==> flow/design.v <==
module ALU(
	input[31:0] SrcA,
	input[31:0] SrcB,
	input[3:0] ALUOp,
	output reg[31:0] ALUResult,
	output reg[3:0] ALUFlags
	);
	always @ (*)
	begin
		ALUFlags = 4'b0000;
		if(SrcA == SrcB)
			ALUFlags[2] = 1'b1;
		case(ALUOp)
			4'b0010:
			begin
				ALUResult = SrcA - SrcB;
			end
			4'b0100:
			begin
				ALUResult = SrcA + SrcB;
			end
			4'b1010:
			begin
				ALUResult = SrcA - SrcB;
			end
			4'b1101:
			begin
				ALUResult = SrcB;
			end
			default:
			begin
				ALUResult = 32'h00000000;
			end
		endcase
	end
endmodule
module Extend(  
	input[23:0] in,
	input[1:0] ImmSrc,
	output reg[31:0] ExtImm
	);
	integer i;
	always @ (*)
	begin
		case(ImmSrc  )
		  2'b00:
		begin
			ExtImm[7:0] = in[7:0];
			for(i=8; i<32; i=i+1)
				ExtImm[i] = in[7];
		end
		  2'b01:
		begin
			ExtImm[11:0] = in[11:0];
			for(i=12; i<32; i=i+1)
				ExtImm[i] = 'b0;
		end
		  2'b10:
		begin
			ExtImm[1:0] = 2'b00;
			ExtImm[25:2] = in[23:0];
			for(i=26; i<32; i=i+1)
				ExtImm[i] = in[23];
		end
		default:
			ExtImm = 'h00000000;
		endcase
	end
endmodule
module RegisterFile(
	input clk, 
	input reset, 
	input we,
	input[1:0] RegSrc,
	input[3:0] addr1,
	input[3:0] addr2,
	input[3:0] addr3,
	input[3:0] waddr,
	input[31:0] wdata,
	input[31:0] pcin,
	output reg[31:0] data1,
	output reg[31:0] data2,
	output reg[31:0] data3,
	output[31:0] pcout
	);
	reg[31:0] registers[15:0];
	integer idx;
	assign pcout = registers[15];
	always @ (posedge clk)
	begin
		if (reset)
		begin
			for(idx=0; idx<=15; idx=idx+1) begin
				registers[idx] <= 'h00000000;
			end
		end
		else  
		begin
			if(  we)
			begin
				if(RegSrc[0] != 1'b1)
					registers[waddr] <= wdata;
				else
					registers[14] <= registers[15] + 'd4;
			end
			if(  waddr != 4'b1111 || RegSrc[0] == 1'b1 || we == 1'b0)
				registers[15] <= pcin;
		end
	end
	always @ (*)
	begin
		begin
			if(  addr1 == 15)
			begin
				data1 = registers[15] + 32'd8;
			end
			else
			begin
				data1 = registers[addr1];
			end
			if(  addr2 == 15)
			begin
				data2 = registers[15] + 32'd8;
			end
			else
			begin
				if (  RegSrc[1] == 1'b0)
					data2 = registers[addr2];
				else
					data2 = registers[waddr];
			end
			if(  addr3 == 15)
			begin
				data3 = registers[15] + 32'd8;
			end
			else
			begin
				data3 = registers[addr3];
			end
		end
	end
endmodule
module Decoder (
	input[1:0] op,
	input[5:0] funct,
	output reg MemtoReg,
	output reg ALUSrc,
	output reg[1:0] ImmSrc,
	output reg[1:0] RegSrc,
	output reg[3:0] ALUOp,
	output reg Svalue
	);
	always @(*)
	begin
		case (op)
			2'b00:
			begin
				MemtoReg = 1'b0;
				ALUOp = funct[4:1];
				Svalue = funct[0];
				if(funct[5] == 1'b1)
				begin
					ALUSrc = 1'b1;
					ImmSrc = 2'b00;  
					RegSrc = 2'b00;
				end
				else
				begin
					ALUSrc = 1'b0;
					ImmSrc = 2'b00;
					RegSrc = 2'b00;
				end
			end
			2'b01:
			begin
				MemtoReg = 1'b1;
				ALUOp = (funct[3] == 1'b1) ? 4'b0100 : 4'b0010;
				Svalue = 1'b0;
				if(funct[5] == 1'b0)
				begin
					ALUSrc = 1'b1;
					ImmSrc = 2'b01;
					RegSrc = 2'b00;
				end
				else 
				begin
					ALUSrc = 1'b0;
					ImmSrc = 2'b01;
					RegSrc = 2'b00;				
				end
			end
			2'b10:
			begin
				MemtoReg = 1'b0;
				ALUOp = 4'b0100;
				Svalue = 1'b0;
				ALUSrc = 1'b1;
				ImmSrc = 2'b10;
				RegSrc = 2'b01;
			end
			default:
			begin
				MemtoReg = 1'b0;
				ALUOp = 4'b0000;
				Svalue = 1'b0;
				ALUSrc = 1'b0;
				ImmSrc = 2'b00;
				RegSrc = 2'b00;
			end
		endcase
	end
endmodule
module ConditionalLogic (
	input clk,
	input reset,
	input[1:0] op,
	input[5:0] funct,
	input[3:0] cond,
	input[3:0] ALUFlags,
	output reg PCSrc,
	output reg RegWrite,
	output reg MemWrite
	);
	reg condEx;
	reg Zero;
	always @(posedge clk)
	begin
		if (reset)
			Zero <= 1'b0;
		else if (op == 2'b00 && funct[4:1] == 4'b1010 && condEx == 1'b1)
			Zero <= ALUFlags[2];
	end
	always @(*)
	begin
		case(cond)
			4'b0000: condEx = (Zero == 1'b1) ? 1'b1 : 1'b0;
			4'b0001: condEx = (Zero == 1'b0) ? 1'b1 : 1'b0;
			default: condEx = 1'b1;
		endcase
	end
	always @(*)
	begin
		case(op)
			2'b00: 
			begin
				PCSrc = 1'b0;
				MemWrite = 1'b0;
				if(condEx == 1'b1)
					RegWrite = (funct[4:1] == 4'b0010 || funct[4:1] == 4'b0100 || funct[4:1] == 4'b1101) ? 1'b1 : 1'b0;
				else
					RegWrite = 1'b0;
			end
			2'b01:
			begin
				PCSrc = 1'b0;
				if(condEx == 1'b1)
				begin
					MemWrite = ~funct[0];
					RegWrite = funct[0];
				end
				else
				begin
					MemWrite = 1'b0;
					RegWrite = 1'b0;
				end
			end
			2'b10:
			begin
				MemWrite = 1'b0;
				if(condEx == 1'b1)
				begin
					PCSrc = 1'b1;
					RegWrite = (funct[4] == 1'b1) ? 1'b1 : 1'b0;
				end
				else
				begin
					PCSrc = 1'b0;
					RegWrite = 1'b0;
				end
			end
			default:
			begin
				PCSrc = 1'b0;
				MemWrite = 1'b0;
				RegWrite = 1'b0;
			end
		endcase
	end
endmodule
module ControlUnit(
	input clk,
	input reset,
	input[3:0] ALUFlags,
	input[3:0] cond,
	input[1:0] op,
	input[5:0] funct,
	output[3:0] ALUOp,
	output[1:0] ImmSrc,
	output[1:0] RegSrc,
	output PCSrc,
	output RegWrite,
	output MemWrite,
	output MemtoReg,
	output ALUSrc,
	output Svalue
	);
	Decoder _decoder(
		.op			(op),
		.funct		(funct),
		.MemtoReg	(MemtoReg),
		.ALUSrc		(ALUSrc),
		.ImmSrc		(ImmSrc),
		.RegSrc		(RegSrc),
		.ALUOp 		(ALUOp),
		.Svalue		(Svalue));
	ConditionalLogic _conditional(
		.clk		(clk),
		.reset		(reset),
		.op			(op),
		.funct		(funct),
		.cond		(cond),
		.ALUFlags	(ALUFlags),
		.PCSrc		(PCSrc),
		.RegWrite	(RegWrite),
		.MemWrite	(MemWrite));
endmodule
module ARMProcessor(
	input clk,
	input reset,
	output[31:0] pc,
	input[31:0] inst,
	input nIRQ,
	output[3:0] be,
	output[31:0] memaddr,
	output memwrite,
	output memread,
	output[31:0] writedata,
	input[31:0] readdata
	);
	assign pc = pctmp;
	assign be = 4'b1111;  
	wire[3:0] ReadAddr1, ReadAddr2, WriteAddr;
	wire[31:0] ReadData1, ReadData2, ReadData3;
	wire[31:0] Result, ExtImm, SrcB, ALUResult, PCPlus4, PCBranch, pctmp;
	wire[3:0] ALUOp, ALUFlags;
	wire[1:0] RegSrc, ImmSrc;
	wire PCSrc, RegWrite, MemWrite, MemtoReg, ALUSrc, Svalue;
	wire[31:0] NextPC;
	assign ReadAddr1 = inst[19:16];
	assign ReadAddr2 = inst[3:0];
	assign WriteAddr = inst[15:12];
	assign memaddr = ALUResult;
	assign memwrite = MemWrite;
	assign memread = 'b1;
	assign writedata = ReadData3;
	assign SrcB = (ALUSrc == 1'b0) ? ReadData2 : ExtImm;
	assign Result = (MemtoReg == 1'b0) ? ALUResult : readdata;
	assign PCPlus4 = pctmp + 32'd4;
	assign PCBranch = pctmp + ExtImm + 32'd8;
	assign NextPC = (PCSrc == 1'b0) ? PCPlus4 : PCBranch;
	ControlUnit _ControlUnit(
			.clk(clk),
			.reset(reset),
			.ALUFlags(ALUFlags), 
			.cond(inst[31:28]), 
			.op(inst[27:26]), 
			.funct(inst[25:20]), 
			.ALUOp(ALUOp), 
			.ImmSrc(ImmSrc), 
			.RegSrc(RegSrc),  
			.PCSrc(PCSrc), 
			.RegWrite(RegWrite), 
			.MemWrite(MemWrite), 
			.MemtoReg(MemtoReg), 
			.ALUSrc(ALUSrc), 
			.Svalue(Svalue)
	);
	RegisterFile _RegisterFile( 
			.clk(clk), 
			.reset(reset), 
			.we(RegWrite), 
			.RegSrc(RegSrc), 
			.addr1(ReadAddr1), 
			.addr2(ReadAddr2), 
			.addr3(WriteAddr),
			.waddr(WriteAddr), 
			.wdata(Result), 
			.pcin(NextPC), 
			.data1(ReadData1), 
			.data2(ReadData2), 
			.data3(ReadData3), 
			.pcout(pctmp)
	);
	Extend _Extend( 
		.in(inst[23:0]), 
		.ImmSrc(ImmSrc), 
		.ExtImm(ExtImm) 
	);
	ALU _ALU( 
		.SrcA(ReadData1), 
		.SrcB(SrcB), 
		.ALUOp(ALUOp), 
		.ALUFlags(ALUFlags), 
		.ALUResult(ALUResult) 
	); 
endmodule
== From RTL to reports: ARMProcessor ==
What the tools print for ARMProcessor, step after step.
Line numbers count from 1 in the design file above.
Operators carry their Yosys type and port widths (W data, S select, Z words).
Cell names lack the library's common part.
The mark n/a stands for no value.

* Top: ARMProcessor
* Clock input: clk
* Standard-cell library: sky130hd
* Library corner: tt_025C_1v80

== Word-level counts ==
Counts by Yosys on the flattened word-level netlist (proc, flatten, opt, wreduce; memories kept). Register bits leave out memories and registers merged into their read ports (data or address); mux counts leave out enables and synchronous resets folded into registers. Print and check cells are left out. Cells with the same type and inputs are merged into one.
Yosys's memory passes give these memory sizes; they may raise the number of words (mostly to a power of two), join words into wider ones and drop unused or constant bits.

* Add/subtract/negate cells: 6
* $mul: 0
* Divide/modulo/power cells: 0
* Order comparisons: 0
* Eq/ne operators: 18
* Shift operators: 0
* Muxes and demuxes: 72
* Bitwise operators: 4
* Reductions and logical operators: 12

{| class="wikitable"
|+ Operators with widths
! kind !! number
|-
| $mux W32 || 17
|-
| $pmux W32 S3 || 1
|-
| $add A32 B32 Y32 || 2
|-
| $add A32 B4 Y32 const B || 2
|-
| $add A32 B3 Y32 const B || 1
|-
| $sub A32 B32 Y32 || 1
|-
| $eq A32 B32 Y1 || 1
|-
| $pmux W1 S2 || 16
|-
| $eq A4 B4 Y1 const B || 7
|-
| $mux W1 || 25
|-
| $pmux W1 S3 || 5
|-
| $pmux W6 S2 || 1
|-
| $pmux W4 S3 || 1
|-
| $mux W4 || 3
|-
| $eq A4 B2 Y1 const B || 2
|-
| $eq A4 B3 Y1 const B || 2
|-
| $reduce_or A2 Y1 || 3
|-
| $logic_or A1 B1 Y1 || 4
|-
| $eq A2 B1 Y1 const B || 2
|-
| $eq A2 B2 Y1 const B || 2
|-
| $logic_not A2 Y1 || 2
|-
| $eq A4 B1 Y1 const B || 1
|-
| $ne A4 B4 Y1 const B || 1
|-
| $logic_not A4 Y1 || 1
|-
| $pmux W2 S2 || 1
|-
| $mux W3 || 1
|-
| $or A1 B1 Y1 || 2
|-
| $logic_and A1 B1 Y1 || 2
|}

Not listed: further kinds 2, cells in them 3.

* Bits in registers: 1
* Bits in latches: 0
* RAM bits: 512
* ROM bits: 0
* Memory cells: 1
* Input port bits: 67
* Output and inout port bits: 102
* Elaborated cells: 114

{| class="wikitable"
|+ Memories
! memory !! depth !! width !! line !! source
|-
| _RegisterFile.registers || 16 || 32 || 86 || <nowiki>reg[31:0] registers[15:0];</nowiki>
|}

== Logic depth ==
Depth = most cells in a row (Yosys ltp): at word level without a register or memory, in the mapped netlist without a sequential cell, where the memories' decode and read muxes count.

* Depth in word-level cells: 12
* ABC_AREA: 0
* Gate-level depth with buffers: 25
* Mapped depth without buffers: 20

== After synthesis ==
The flow's flattened synthesis, as Yosys stat reports it; memories are mapped. The netlist is that of the ABC_AREA named above (0 if unset); the other value can give another one.
Totals and module areas in this step are rounded.

* Cells in the netlist: 3455
* Cell area after synthesis: 39300 um^2
* Sequential area: 15400 um^2
* Mapped flip-flops: 513
* Buffer cells: 317

{| class="wikitable"
|+ Cells by type
! cell !! number !! area in all (um^2)
|-
| edfxtp_1 || 512 || 1.54E+04
|-
| mux4_2 || 352 || 7.93E+03
|-
| nor2_1 || 503 || 1.89E+03
|-
| ha_1 || 132 || 1.65E+03
|-
| mux2i_1 || 102 || 1.02E+03
|-
| nand2_1 || 234 || 878.342
|-
| o21ai_0 || 165 || 825.792
|-
| a21oi_1 || 135 || 675.648
|-
| clkbuf_1 || 179 || 671.894
|-
| xnor2_1 || 58 || 507.987
|-
| mux2_2 || 37 || 416.65
|-
| o211ai_1 || 55 || 412.896
|-
| o22ai_1 || 61 || 381.616
|-
| xor2_1 || 40 || 350.336
|-
| buf_2 || 69 || 345.331
|-
| nor3_1 || 64 || 320.307
|-
| o221ai_1 || 35 || 306.544
|-
| inv_1 || 81 || 304.042
|}

Not listed: further types 90, cells in them 641.
By module: a second synthesis without flattening, with its own total; a netlist apart from the flattened one above.

* Cells (unflattened synthesis): 3618
* Area total of the unflattened synthesis: 41600 um^2

Rows give one instance, submodules left out.

{| class="wikitable"
|+ By module
! module !! instances !! cells !! area (um^2) !! seq. area (um^2)
|-
| RegisterFile || 1 || 2358 || 32900 || 15400
|-
| ALU || 1 || 630 || 4090 || 0.0
|-
| ARMProcessor || 1 || 529 || 4000 || 0.0
|-
| Extend || 1 || 60 || 360 || 0.0
|-
| ConditionalLogic || 1 || 24 || 209 || 20.0
|-
| Decoder || 1 || 17 || 104 || 0.0
|-
| ControlUnit || 1 || 0 || 0.0 || 0.0
|}

== Worst setup path after synthesis ==
Path of least setup slack by OpenSTA after synthesis, without wires, with an ideal clock, recovery checks aside; 20% of the period is set as input and as output delay. Where synthesis merged equal registers, the netlist keeps one of their names.

* Kind: in2out
* Start point: input port inst[16]
* End point: output port memaddr[28]
* Period: 9.0 ns
* External input delay: 1.800 ns
* External output delay: 1.800 ns
* Launch time at the first pin: 1.800 ns
* Data arrival time: 6.500 ns
* Data required time: 7.200 ns
* Setup slack: 0.700 ns
* Delay of the path: 4.700 ns
* Driving pins on the path: 18
* Buffers on the path: 3
* Synthesis period reached: 8.3 ns

"delay of the path" is the arrival time less input delay plus setup time.
A path that ends at an output port has no setup time.
"driving pins on the path": output pins that drive a net of the path, with the launching flip-flop's if there is one; two outputs of one cell count as two.
"synthesis period reached" is the clock period less the worst setup slack; recovery checks do not enter. This is arithmetic on one report: input and output delays are still those of the set period (20% each).
Between the ends stands the longest chain of elaborated cells between them, by number of cells; it is not shown to be the way that was timed. Of several equally long chains one is given.
Each line given opens the expression or statement behind the cell; cells for indexed reads and writes are added by Yosys, which also makes memories of some case tables.
The chain passes a memory read, where the word-level depth is cut; so it can be longer than that depth.

* Path through: buf_2 > buf_1 > clkbuf_1 > mux4_2 > mux2_2 > o221ai_1 > ha_1 > inv_1 > fa_1 > a21o_1 > a311o_1 > a21oi_4 > a211oi_1 > or2_1 > o41ai_1 > xnor2_1 > o22ai_2 > a21o_1
* Length of the longest elaborated chain: 4
* Elaborated cells on any way between the ends: 8
* Those cells by class: 2 x add/sub; 1 x eq/ne; 4 x mux; 1 x memory

{| class="wikitable"
|+ RTL lines, path post-synthesis
! item !! line !! source
|-
| start: declaration || 331 || <nowiki>input[31:0] inst,</nowiki>
|-
| $mem_v2 Z16 W32 || 86 || <nowiki>reg[31:0] registers[15:0];</nowiki>
|-
| $mux W32 || 113 || <nowiki>if( addr1 == 15)</nowiki>
|-
| $sub A32 B32 Y32 || 16 || <nowiki>ALUResult = SrcA - SrcB;</nowiki>
|-
| $pmux W32 S3 || 13 || <nowiki>case(ALUOp)</nowiki>
|-
| end: declaration || 334 || <nowiki>output[31:0] memaddr,</nowiki>
|}

== Timing after layout ==
Path of least setup slack in the final report of run 1 (OpenROAD, finished layout, wires in). Where an end is a register, its clock arrival counts in the times.

* Kind: in2out
* Start point: input port inst[16]
* End point: output port memaddr[30]
* Period: 9.0 ns
* External input delay: 1.80 ns
* External output delay: 1.80 ns
* Launch time at the first pin: 1.80 ns
* Data arrival time: 7.01 ns
* Data required time: 7.20 ns
* Setup slack: 0.19 ns
* Driving pins on the path: 16
* Buffers on the path: 3

Between the ends stands the longest chain of elaborated cells between them, by number of cells; it is not shown to be the way that was timed. Of several equally long chains one is given.
The chain passes a memory read, where the word-level depth is cut; so it can be longer than that depth.

* Path through: clkbuf_8 > buf_12 > mux4_2 > mux4_2 > nand2_1 > o21ai_0 > ha_1 > nand2b_1 > a221oi_1 > o221a_2 > or3_1 > o22a_1 > a221o_1 > o221a_1 > a22oi_4 > clkdlybuf4s50_1
* Length of the longest elaborated chain: 4
* Elaborated cells on any way between the ends: 8
* Those cells by class: 2 x add/sub; 1 x eq/ne; 4 x mux; 1 x memory

{| class="wikitable"
|+ RTL lines, path after layout
! item !! line !! source
|-
| start: declaration || 331 || <nowiki>input[31:0] inst,</nowiki>
|-
| $mem_v2 Z16 W32 || 86 || <nowiki>reg[31:0] registers[15:0];</nowiki>
|-
| $mux W32 || 113 || <nowiki>if( addr1 == 15)</nowiki>
|-
| $sub A32 B32 Y32 || 16 || <nowiki>ALUResult = SrcA - SrcB;</nowiki>
|-
| $pmux W32 S3 || 13 || <nowiki>case(ALUOp)</nowiki>
|-
| end: declaration || 334 || <nowiki>output[31:0] memaddr,</nowiki>
|}

FLOW RESULTS
============

Below are 2 stored runs of the flow (Yosys, OpenROAD; platform sky130hd) on ARMProcessor, each with its settings and what was measured, unordered. Constraints: input delay and output delay 20% of the set period each, output load 0.01 pF.
"achieved clock period" is the run's clock period less its worst setup slack. It is reckoned from that one timing run; input and output delays stay at 20% of the period that was set.
"critical setup path time" is the time allowed to the run's worst setup path (the clock period less input and output delay, where it has them) less its slack. Clock arrival times count: a late capture clock shortens it, a late launch clock lengthens it.
By "total design power" is meant OpenSTA's value without simulated activity: inputs other than the clock are taken to toggle once in ten clock periods, and the tool carries that through the logic.
The measured numbers are rounded.

=== Run 1 ===
{| class="wikitable"
! Setting !! Value
|-
| CTS_CLUSTER_DIAMETER || 97
|-
| MAX_ROUTING_LAYER || met4
|-
| period_ns || 9.0
|-
| CAP_MARGIN || 20
|-
| CORE_MARGIN || 2
|-
| CORE_UTILIZATION || 40
|-
| SLEW_MARGIN || 20
|-
! Result !! Value
|-
| Post-synthesis cell area || 39300 um^2
|-
| Full die area || 101000 um^2
|-
| Utilization in the final report || 46.9%
|-
| Setup slack of the critical path || 0.188 ns
|-
| Final setup TNS || 0.000 ns
|-
| Post-route worst hold slack || 0.526 ns
|-
| Total design power || 7940 uW
|-
| Achieved clock period || 8.812 ns
|-
| Critical setup path time || 5.21 ns
|-
| Worst setup path kind || in2out
|}

=== Run 2 ===
{| class="wikitable"
! Setting !! Value
|-
| CELL_PAD_IN_SITES_GLOBAL_PLACEMENT || 2
|-
| CORE_UTILIZATION || 65
|-
| HOLD_SLACK_MARGIN || 0.03
|-
| MAX_ROUTING_LAYER || met5
|-
| MIN_ROUTING_LAYER || met2
|-
| PLACE_DENSITY || 0.72
|-
| SETUP_SLACK_MARGIN || 1.37
|-
| TNS_END_PERCENT || 70
|-
| period_ns || 7.8
|-
| CAP_MARGIN || 20
|-
| CORE_MARGIN || 2
|-
| SLEW_MARGIN || 20
|}
Unfinished; error GPL-0301 in placement.
